==> flow/design.v <==
module SelectionSort_custom_SIMD_instruction (clk, reset, 
	in_v, rd, vrd1, vrd2, 
		in_data, in_vdata1, in_vdata2, 
	out_v, out_rd, out_vrd1, out_vrd2, 
		out_data, out_vdata1, out_vdata2);
	input clk, reset;
	input in_v;
	input [4:0] rd;
	input [2:0] vrd1, vrd2;			
	input [32-1:0] in_data;
	input [256-1:0] in_vdata1, in_vdata2;	
	output out_v;
	output [4:0] out_rd;
	output [2:0] out_vrd1, out_vrd2;	
	output  [32-1:0] out_data;
	output [256-1:0] out_vdata1, out_vdata2;
	reg [13-1:0] valid_sr;
	reg [5*13-1:0] rd_sr; 
	reg [3*13-1:0] vrd1_sr, vrd2_sr;
	always @(posedge clk) begin
		if (reset) begin
			valid_sr<=0; rd_sr<=0; vrd1_sr<=0; vrd2_sr<=0;
		end else begin
			valid_sr<= (valid_sr<<1)|in_v;			
			  rd_sr <= (   rd_sr<<5)| rd;
			vrd1_sr <= ( vrd1_sr<<3)|vrd1; 
			vrd2_sr <= ( vrd2_sr<<3)|vrd2;
		end
	end
	assign out_v   =valid_sr[  13-1];
	assign out_rd  =   rd_sr[5*13-1-:5];
	assign out_vrd1= vrd1_sr[3*13-1-:3]; 
	assign out_vrd2= vrd2_sr[3*13-1-:3];
	wire [255:0] in_valid, out_valid;
	assign in_valid = in_v ? in_vdata1 : 0;
	assign out_vdata1 = out_v ? out_valid : 0;
	SelectionSort selection_sort(.clock(clk), .in(in_valid), .out(out_valid));
	assign out_data = 0;
	assign out_vdata2 = 0;
endmodule  
module SelectionSort
(
  input wire clock,
  input wire [255:0] in,
  output wire [255:0] out
);
  wire [31:0] in_array [7:0];
  wire [31:0] out_array [7:0];
  wire [31:0] intermediate [95:0];
  genvar i;
  for (i=0; i<8; i=i+1) begin
    assign in_array[i] = in[((i+1)*32)-1 -: 32];
  end
  genvar j;
  for (j=0; j<8; j=j+1) begin
    assign out[((j+1)*32)-1 -: 32] = out_array[j];
  end
  CAS_unit cas0_1(clock, in_array[0], in_array[1], intermediate[0], intermediate[1]);
  SR_module nopx_1(clock, in_array[2], intermediate[2]);
  SR_module nopx_2(clock, in_array[3], intermediate[3]);
  SR_module nopx_3(clock, in_array[4], intermediate[4]);
  SR_module nopx_4(clock, in_array[5], intermediate[5]);
  SR_module nopx_5(clock, in_array[6], intermediate[6]);
  SR_module nopx_6(clock, in_array[7], intermediate[7]);
  CAS_unit cas0_2(clock, intermediate[0], intermediate[2], intermediate[8], intermediate[10]);
  SR_module nopx_7(clock, intermediate[1], intermediate[9]);
  SR_module nopx_8(clock, intermediate[3], intermediate[11]);
  SR_module nopx_9(clock, intermediate[4], intermediate[12]);
  SR_module nopx_10(clock, intermediate[5], intermediate[13]);
  SR_module nopx_11(clock, intermediate[6], intermediate[14]);
  SR_module nopx_12(clock, intermediate[7], intermediate[15]);
  CAS_unit cas0_3(clock, intermediate[8], intermediate[11], intermediate[16], intermediate[19]);
  CAS_unit cas4(clock, intermediate[9], intermediate[10], intermediate[17], intermediate[18]);
  SR_module nopx_13(clock, intermediate[12], intermediate[20]);
  SR_module nopx_14(clock, intermediate[13], intermediate[21]);
  SR_module nopx_15(clock, intermediate[14], intermediate[22]);
  SR_module nopx_16(clock, intermediate[15], intermediate[23]);
  CAS_unit cas0_4(clock, intermediate[16], intermediate[20], intermediate[24], intermediate[28]);
  CAS_unit cas6(clock, intermediate[17], intermediate[19], intermediate[25], intermediate[27]);
  SR_module nop17(clock, intermediate[18], intermediate[26]);
  SR_module nop18(clock, intermediate[21], intermediate[29]);
  SR_module nop19(clock, intermediate[22], intermediate[30]);
  SR_module nop20(clock, intermediate[23], intermediate[31]);
  CAS_unit cas0_5(clock, intermediate[24], intermediate[29], intermediate[32], intermediate[37]);
  CAS_unit cas8(clock, intermediate[25], intermediate[28], intermediate[33], intermediate[36]);
  CAS_unit cas9(clock, intermediate[26], intermediate[27], intermediate[34], intermediate[35]);
  SR_module nop21(clock, intermediate[30], intermediate[38]);
  SR_module nop22(clock, intermediate[31], intermediate[39]);
  CAS_unit cas0_6(clock, intermediate[32], intermediate[38], intermediate[40], intermediate[46]);
  CAS_unit cas11(clock, intermediate[33], intermediate[37], intermediate[41], intermediate[45]);
  CAS_unit cas12(clock, intermediate[34], intermediate[36], intermediate[42], intermediate[44]);
  SR_module nop23(clock, intermediate[35], intermediate[43]);
  SR_module nop24(clock, intermediate[39], intermediate[47]);
  CAS_unit cas0_7(clock, intermediate[40], intermediate[47], intermediate[48], intermediate[55]);
  CAS_unit cas14(clock, intermediate[41], intermediate[46], intermediate[49], intermediate[54]);
  CAS_unit cas15(clock, intermediate[42], intermediate[45], intermediate[50], intermediate[53]);
  CAS_unit cas16(clock, intermediate[43], intermediate[44], intermediate[51], intermediate[52]);
  SR_module nop0_1(clock, intermediate[48], intermediate[56]);
  CAS_unit cas17(clock, intermediate[49], intermediate[55], intermediate[57], intermediate[63]);
  CAS_unit cas18(clock, intermediate[50], intermediate[54], intermediate[58], intermediate[62]);
  CAS_unit cas19(clock, intermediate[51], intermediate[53], intermediate[59], intermediate[61]);
  SR_module nop26(clock, intermediate[52], intermediate[60]);
  SR_module nop0_2(clock, intermediate[56], intermediate[64]);
  SR_module nop28(clock, intermediate[57], intermediate[65]);
  CAS_unit cas20(clock, intermediate[58], intermediate[63], intermediate[66], intermediate[71]);
  CAS_unit cas21(clock, intermediate[59], intermediate[62], intermediate[67], intermediate[70]);
  CAS_unit cas22(clock, intermediate[60], intermediate[61], intermediate[68], intermediate[69]);
  SR_module nop0_3(clock, intermediate[64], intermediate[72]);
  SR_module nop30(clock, intermediate[65], intermediate[73]);
  SR_module nop31(clock, intermediate[66], intermediate[74]);
  CAS_unit cas23(clock, intermediate[67], intermediate[71], intermediate[75], intermediate[79]);
  CAS_unit cas24(clock, intermediate[68], intermediate[70], intermediate[76], intermediate[78]);
  SR_module nop32(clock, intermediate[69], intermediate[77]);
  SR_module nop0_4(clock, intermediate[72], intermediate[80]);
  SR_module nop34(clock, intermediate[73], intermediate[81]);
  SR_module nop35(clock, intermediate[74], intermediate[82]);
  SR_module nop36(clock, intermediate[75], intermediate[83]);
  CAS_unit cas25(clock, intermediate[76], intermediate[79], intermediate[84], intermediate[87]);
  CAS_unit cas26(clock, intermediate[77], intermediate[78], intermediate[85], intermediate[86]);
  SR_module nop0_5(clock, intermediate[80], intermediate[88]);
  SR_module nop38(clock, intermediate[81], intermediate[89]);
  SR_module nop39(clock, intermediate[82], intermediate[90]);
  SR_module nop40(clock, intermediate[83], intermediate[91]);
  SR_module nop41(clock, intermediate[84], intermediate[92]);
  CAS_unit cas27(clock, intermediate[85], intermediate[87], intermediate[93], intermediate[95]);
  SR_module nop42(clock, intermediate[86], intermediate[94]);
  SR_module nop0_6(clock, intermediate[88], out_array[0]);
  SR_module nop44(clock, intermediate[89], out_array[1]);
  SR_module nop45(clock, intermediate[90], out_array[2]);
  SR_module nop46(clock, intermediate[91], out_array[3]);
  SR_module nop47(clock, intermediate[92], out_array[4]);
  SR_module nop48(clock, intermediate[93], out_array[5]);
  CAS_unit cas28(clock, intermediate[94], intermediate[95], out_array[6], out_array[7]);
endmodule
module CAS_unit(clk, inA, inB, outA, outB);
	input clk;
	input [31:0] inA;
	input [31:0] inB;
	output reg [31:0] outA;
	output reg [31:0] outB;
	always @(posedge clk) begin
		if (inA<inB) begin
			outA<=inA; outB<=inB;
		end else begin
			outB<=inA; outA<=inB;
		end
	end
endmodule  
module SR_module(clk, din, dout);
	input clk;
	input      [31:0] din;
	output reg [31:0] dout;
	always @(posedge clk) dout<=din;
endmodule  
* From RTL to reports: SelectionSort_custom_SIMD_instruction *
What the tools print for SelectionSort_custom_SIMD_instruction, step after step.
Lines are those of the file above, counted from 1.
Operators carry their Yosys type and port widths (W data, S select, Z words).
Library cell names are shortened.
A cell with n/a has no value.

design
  design top = SelectionSort_custom_SIMD_instruction
  clock input = clk
  library = sky130hd
  timing corner = tt_025C_1v80

* Word level *
Counts by Yosys on the flattened word-level netlist (proc, flatten, opt, wreduce). Print and check cells are left out. Cells with the same type and inputs are merged into one.

operators by class
  order comparisons = 28
  mux-type cells = 58
  bitwise logic cells = 4

operators by type and width
  kind            count
  $mux W32        56
  $lt A32 B32 Y1  28
  $mux W256       1
  $or A39 B3 Y39  2
  $or A65 B5 Y65  1
  $mux W64        1
  $or A13 B1 Y13  1

word-level totals
  register bits after elaboration = 3484
  output and inout port bits = 556
  input port bits = 558

* Longest topological paths *
Depth = most cells in a row (Yosys ltp): at word level without a register or memory, in the mapped netlist without a sequential cell, where the memories' decode and read muxes count.

logic depth
  depth in word-level cells = 3
  ABC_AREA = 0
  gate-level depth with buffers = 15
  mapped depth without buffers = 10

* Synthesis result *
Source: synth_stat.txt of the flow (Yosys; design flattened, memories mapped). It holds for the ABC_AREA given above (unset counts as 0); a run with the other value may have another netlist.

cells by type
  cell      count  total area (sq um)
  dfxtp_1   3484   6.97E+04
  mux2_2    1611   1.81E+04
  ha_1      868    1.09E+04
  inv_1     873    3.28E+03
  and2_1    448    2.8E+03
  buf_4     317    2.38E+03
  a21oi_1   293    1.47E+03
  mux2_1    117    1.32E+03
  nor2b_1   172    1.08E+03
  nand2_1   253    949.661
  o21ai_0   149    745.715
  nand4_1   104    650.624
  mux2i_1   64     640.614
  a21o_1    84     630.605
  buf_2     110    550.528
  buf_6     42     472.954
  nor2_1    124    465.446
  a221oi_1  31     271.51

Other cell types: 38; their cells: 400.

mapped netlist
  flip-flop cells = 3484
  buffer cells = 543
  area of sequential cells = 69746.9 sq um
  cell count = 9544
  cell area after synthesis = 119179.3 sq um

The figures by module come from a second, unflattened synthesis with its own total; it is not the netlist above.

unflattened totals
  cell total of the unflattened synthesis = 9481
  area total of the unflattened synthesis = 126772.8 sq um

Each row is one instance without its submodules.

by module
  module                                 instances  cells  area (sq um)  sequential area (sq um)
  CAS_unit                               28         241    3075.4        1281.2
  SR_module                              48         32     640.6         640.6
  SelectionSort_custom_SIMD_instruction  1          1197   9910.8        3123.0
  SelectionSort                          1          0      0.0           0.0

* Worst setup path after synthesis *
OpenSTA on the mapped netlist: ideal clock, no wires. The path of least setup slack (recovery checks aside). Input and output delay are each 20% of the period. Register names are those of the netlist, which keeps one name where synthesis merged equal registers.

timing path post-synthesis
  path kind = input -> register
  start point = input in_v
  end point = register selection_sort.cas0_1.outB[10]
  external input delay = 900 ps
  setup slack = 1011 ps
  required time = 4428 ps
  path delay = 2590 ps
  buffers on the path = 5
  arrival = 3418 ps
  launch time at the first pin = 900 ps
  period = 4500 ps
  driving pins on the path = 14
  period reached after synthesis = 3489 ps

"path delay" is the arrival time less input delay plus setup time.
"driving pins on the path": output pins that drive a net of the path, with the launching flip-flop's if there is one; two outputs of one cell count as two.
"period reached after synthesis" is the clock period less the worst setup slack; recovery checks do not enter. This is arithmetic on one report: input and output delays are still those of the set period (20% each).
The rows between start and end are the longest chain of elaborated cells between them; the timing report does not say that the signal goes this way. Where chains are equally long, one stands for them.
A line is the first line of the expression or statement that the cell stems from. Yosys adds cells for indexed reads and writes and turns some case tables into memories.

between the ends, post-synthesis
  cell sequence = clkbuf_1 -> clkbuf_1 -> buf_1 -> nand2_1 -> inv_1 -> ha_1 -> a21o_1 -> a21o_1 -> a221oi_1 -> nand2_1 -> a31oi_1 -> buf_2 -> buf_2 -> mux2i_1
  length of the longest elaborated chain = 3
  elaborated cells on any way between the ends = 3
  RTL lines with such cells = 2

ends and longest elaborated chain, post-synthesis
  item                line  text
  start: declaration  7     input in_v;
  $mux W64            35    assign in_valid = in_v ? in_vdata1 : 0;
  $lt A32 B32 Y1      142   if (inA<inB) begin
  $mux W32            142
  end: assignment     143   outA<=inA; outB<=inB;
  end: assignment     145   outB<=inA; outA<=inB;
  end: declaration    140   output reg [31:0] outB;

* Worst path after layout *
Path of least setup slack in the final report of stored run 1 (OpenROAD, finished layout, wires in). Where an end is a register, its clock arrival counts in the times.
The path's times are printed in steps of 10 ps; the period is the one set.

timing path after layout
  path kind = register -> register
  start point = register selection_sort.cas0_2.outB[29]
  end point = register selection_sort.cas4.outA[5]
  required time = 3250 ps
  arrival = 3730 ps
  period = 2460 ps
  driving pins on the path = 14
  buffers on the path = 5
  setup slack = -480 ps
  launch time at the first pin = 910 ps

The rows between start and end are the longest chain of elaborated cells between them; the timing report does not say that the signal goes this way. Where chains are equally long, one stands for them.

between the ends, after layout
  cell sequence = dfxtp_4 -> inv_2 -> ha_4 -> nand4_1 -> nor4_4 -> buf_4 -> nand4_1 -> a31oi_1 -> buf_4 -> nor3_4 -> buf_12 -> buf_12 -> buf_16 -> mux2_2
  length of the longest elaborated chain = 2
  elaborated cells on any way between the ends = 2
  RTL lines with such cells = 1

ends and longest elaborated chain, after layout
  item                line  text
  start: declaration  140   output reg [31:0] outB;
  start: assignment   143   outA<=inA; outB<=inB;
  start: assignment   145   outB<=inA; outA<=inB;
  $lt A32 B32 Y1      142   if (inA<inB) begin
  $mux W32            142
  end: assignment     143
  end: assignment     145
  end: declaration    139   output reg [31:0] outA;

# Flow runs of SelectionSort_custom_SIMD_instruction

2 stored runs of SelectionSort_custom_SIMD_instruction in the flow (synthesis by Yosys, layout by OpenROAD, sky130hd cells), in arbitrary order. Constraints: input delay and output delay 20% of the set period each, output load 0.01 pF.
By "worst setup path time" is meant the share of the clock period that the worst setup path is allowed (20% is reserved at inputs, 20% at outputs), minus its slack. Clock arrival times at its registers enter into it.
"power" is the tool's figure for a default switching activity; nothing was simulated.
"worst setup path time" is given in steps of 10 ps.

Stored run 1
==> flow/run.sh <==
#!/bin/bash
# the make line also repeats the synthesis and layout settings of config.mk as NAME=value (left out here)
make -C /OpenROAD-flow-scripts/flow DESIGN_CONFIG=/design/flow/config.mk WORK_HOME=/design/flow/orfs CLKGATE_MAP_FILE= finish
==> flow/config.mk <==
export PLATFORM = sky130hd
export DESIGN_NAME = SelectionSort_custom_SIMD_instruction
export DESIGN_NICKNAME = SelectionSort_custom_SIMD_instruction
export VERILOG_FILES = /design/flow/design.v
export SDC_FILE = /design/flow/constraint.sdc
export NUM_CORES = 4
export LEC_CHECK = 0
export CAP_MARGIN = 35
export CORE_ASPECT_RATIO = 0.67
export CORE_MARGIN = 2
export CORE_UTILIZATION = 45
export CTS_CLUSTER_DIAMETER = 26
export CTS_CLUSTER_SIZE = 23
export GPL_ROUTABILITY_DRIVEN = 1
export HOLD_SLACK_MARGIN = 0.23
export PLACE_DENSITY_LB_ADDON = 0.04
export SLEW_MARGIN = 20
export TNS_END_PERCENT = 85
==> flow/constraint.sdc <==
create_clock -name core_clock -period 2.46 [get_ports {clk}]
set_input_delay 0.4920 -clock core_clock [delete_from_list [all_inputs] [get_ports {clk}]]
set_output_delay 0.4920 -clock core_clock [all_outputs]
set_load 0.01 [all_outputs]

==> results of stored run 1 <==
chip area after synthesis (Yosys): 119179.3 sq um
die area: 269058.0 sq um
standard-cell area of the final layout: 166884.0 sq um
worst setup slack after layout: -483 ps
worst hold slack: 287 ps
power: 271753 µW
worst setup path time: 2940 ps
worst setup path kind: register -> register

Stored run 2
==> flow/run.sh <==
#!/bin/bash
# the make line also repeats the synthesis and layout settings of config.mk as NAME=value (left out here)
make -C /OpenROAD-flow-scripts/flow DESIGN_CONFIG=/design/flow/config.mk WORK_HOME=/design/flow/orfs CLKGATE_MAP_FILE= finish
==> flow/config.mk <==
export PLATFORM = sky130hd
export DESIGN_NAME = SelectionSort_custom_SIMD_instruction
export DESIGN_NICKNAME = SelectionSort_custom_SIMD_instruction
export VERILOG_FILES = /design/flow/design.v
export SDC_FILE = /design/flow/constraint.sdc
export NUM_CORES = 4
export LEC_CHECK = 0
export ABC_AREA = 0
export CAP_MARGIN = 20
export CELL_PAD_IN_SITES_GLOBAL_PLACEMENT = 0
export CORE_MARGIN = 2
export CORE_UTILIZATION = 40
export CTS_CLUSTER_SIZE = 56
export GPL_ROUTABILITY_DRIVEN = 0
export HOLD_SLACK_MARGIN = 0.27
export MAX_ROUTING_LAYER = met4
export MIN_ROUTING_LAYER = met2
export SLEW_MARGIN = 20
==> flow/constraint.sdc <==
create_clock -name core_clock -period 4.5 [get_ports {clk}]
set_input_delay 0.9000 -clock core_clock [delete_from_list [all_inputs] [get_ports {clk}]]
set_output_delay 0.9000 -clock core_clock [all_outputs]
set_load 0.01 [all_outputs]

==> results of stored run 2 <==
chip area after synthesis (Yosys): 119179.3 sq um
die area: 302330.0 sq um
standard-cell area of the final layout: 139745.0 sq um
worst setup slack after layout: 733 ps
worst hold slack: 277 ps
power: 115717 µW
worst setup path time: 2870 ps
worst setup path kind: register -> output
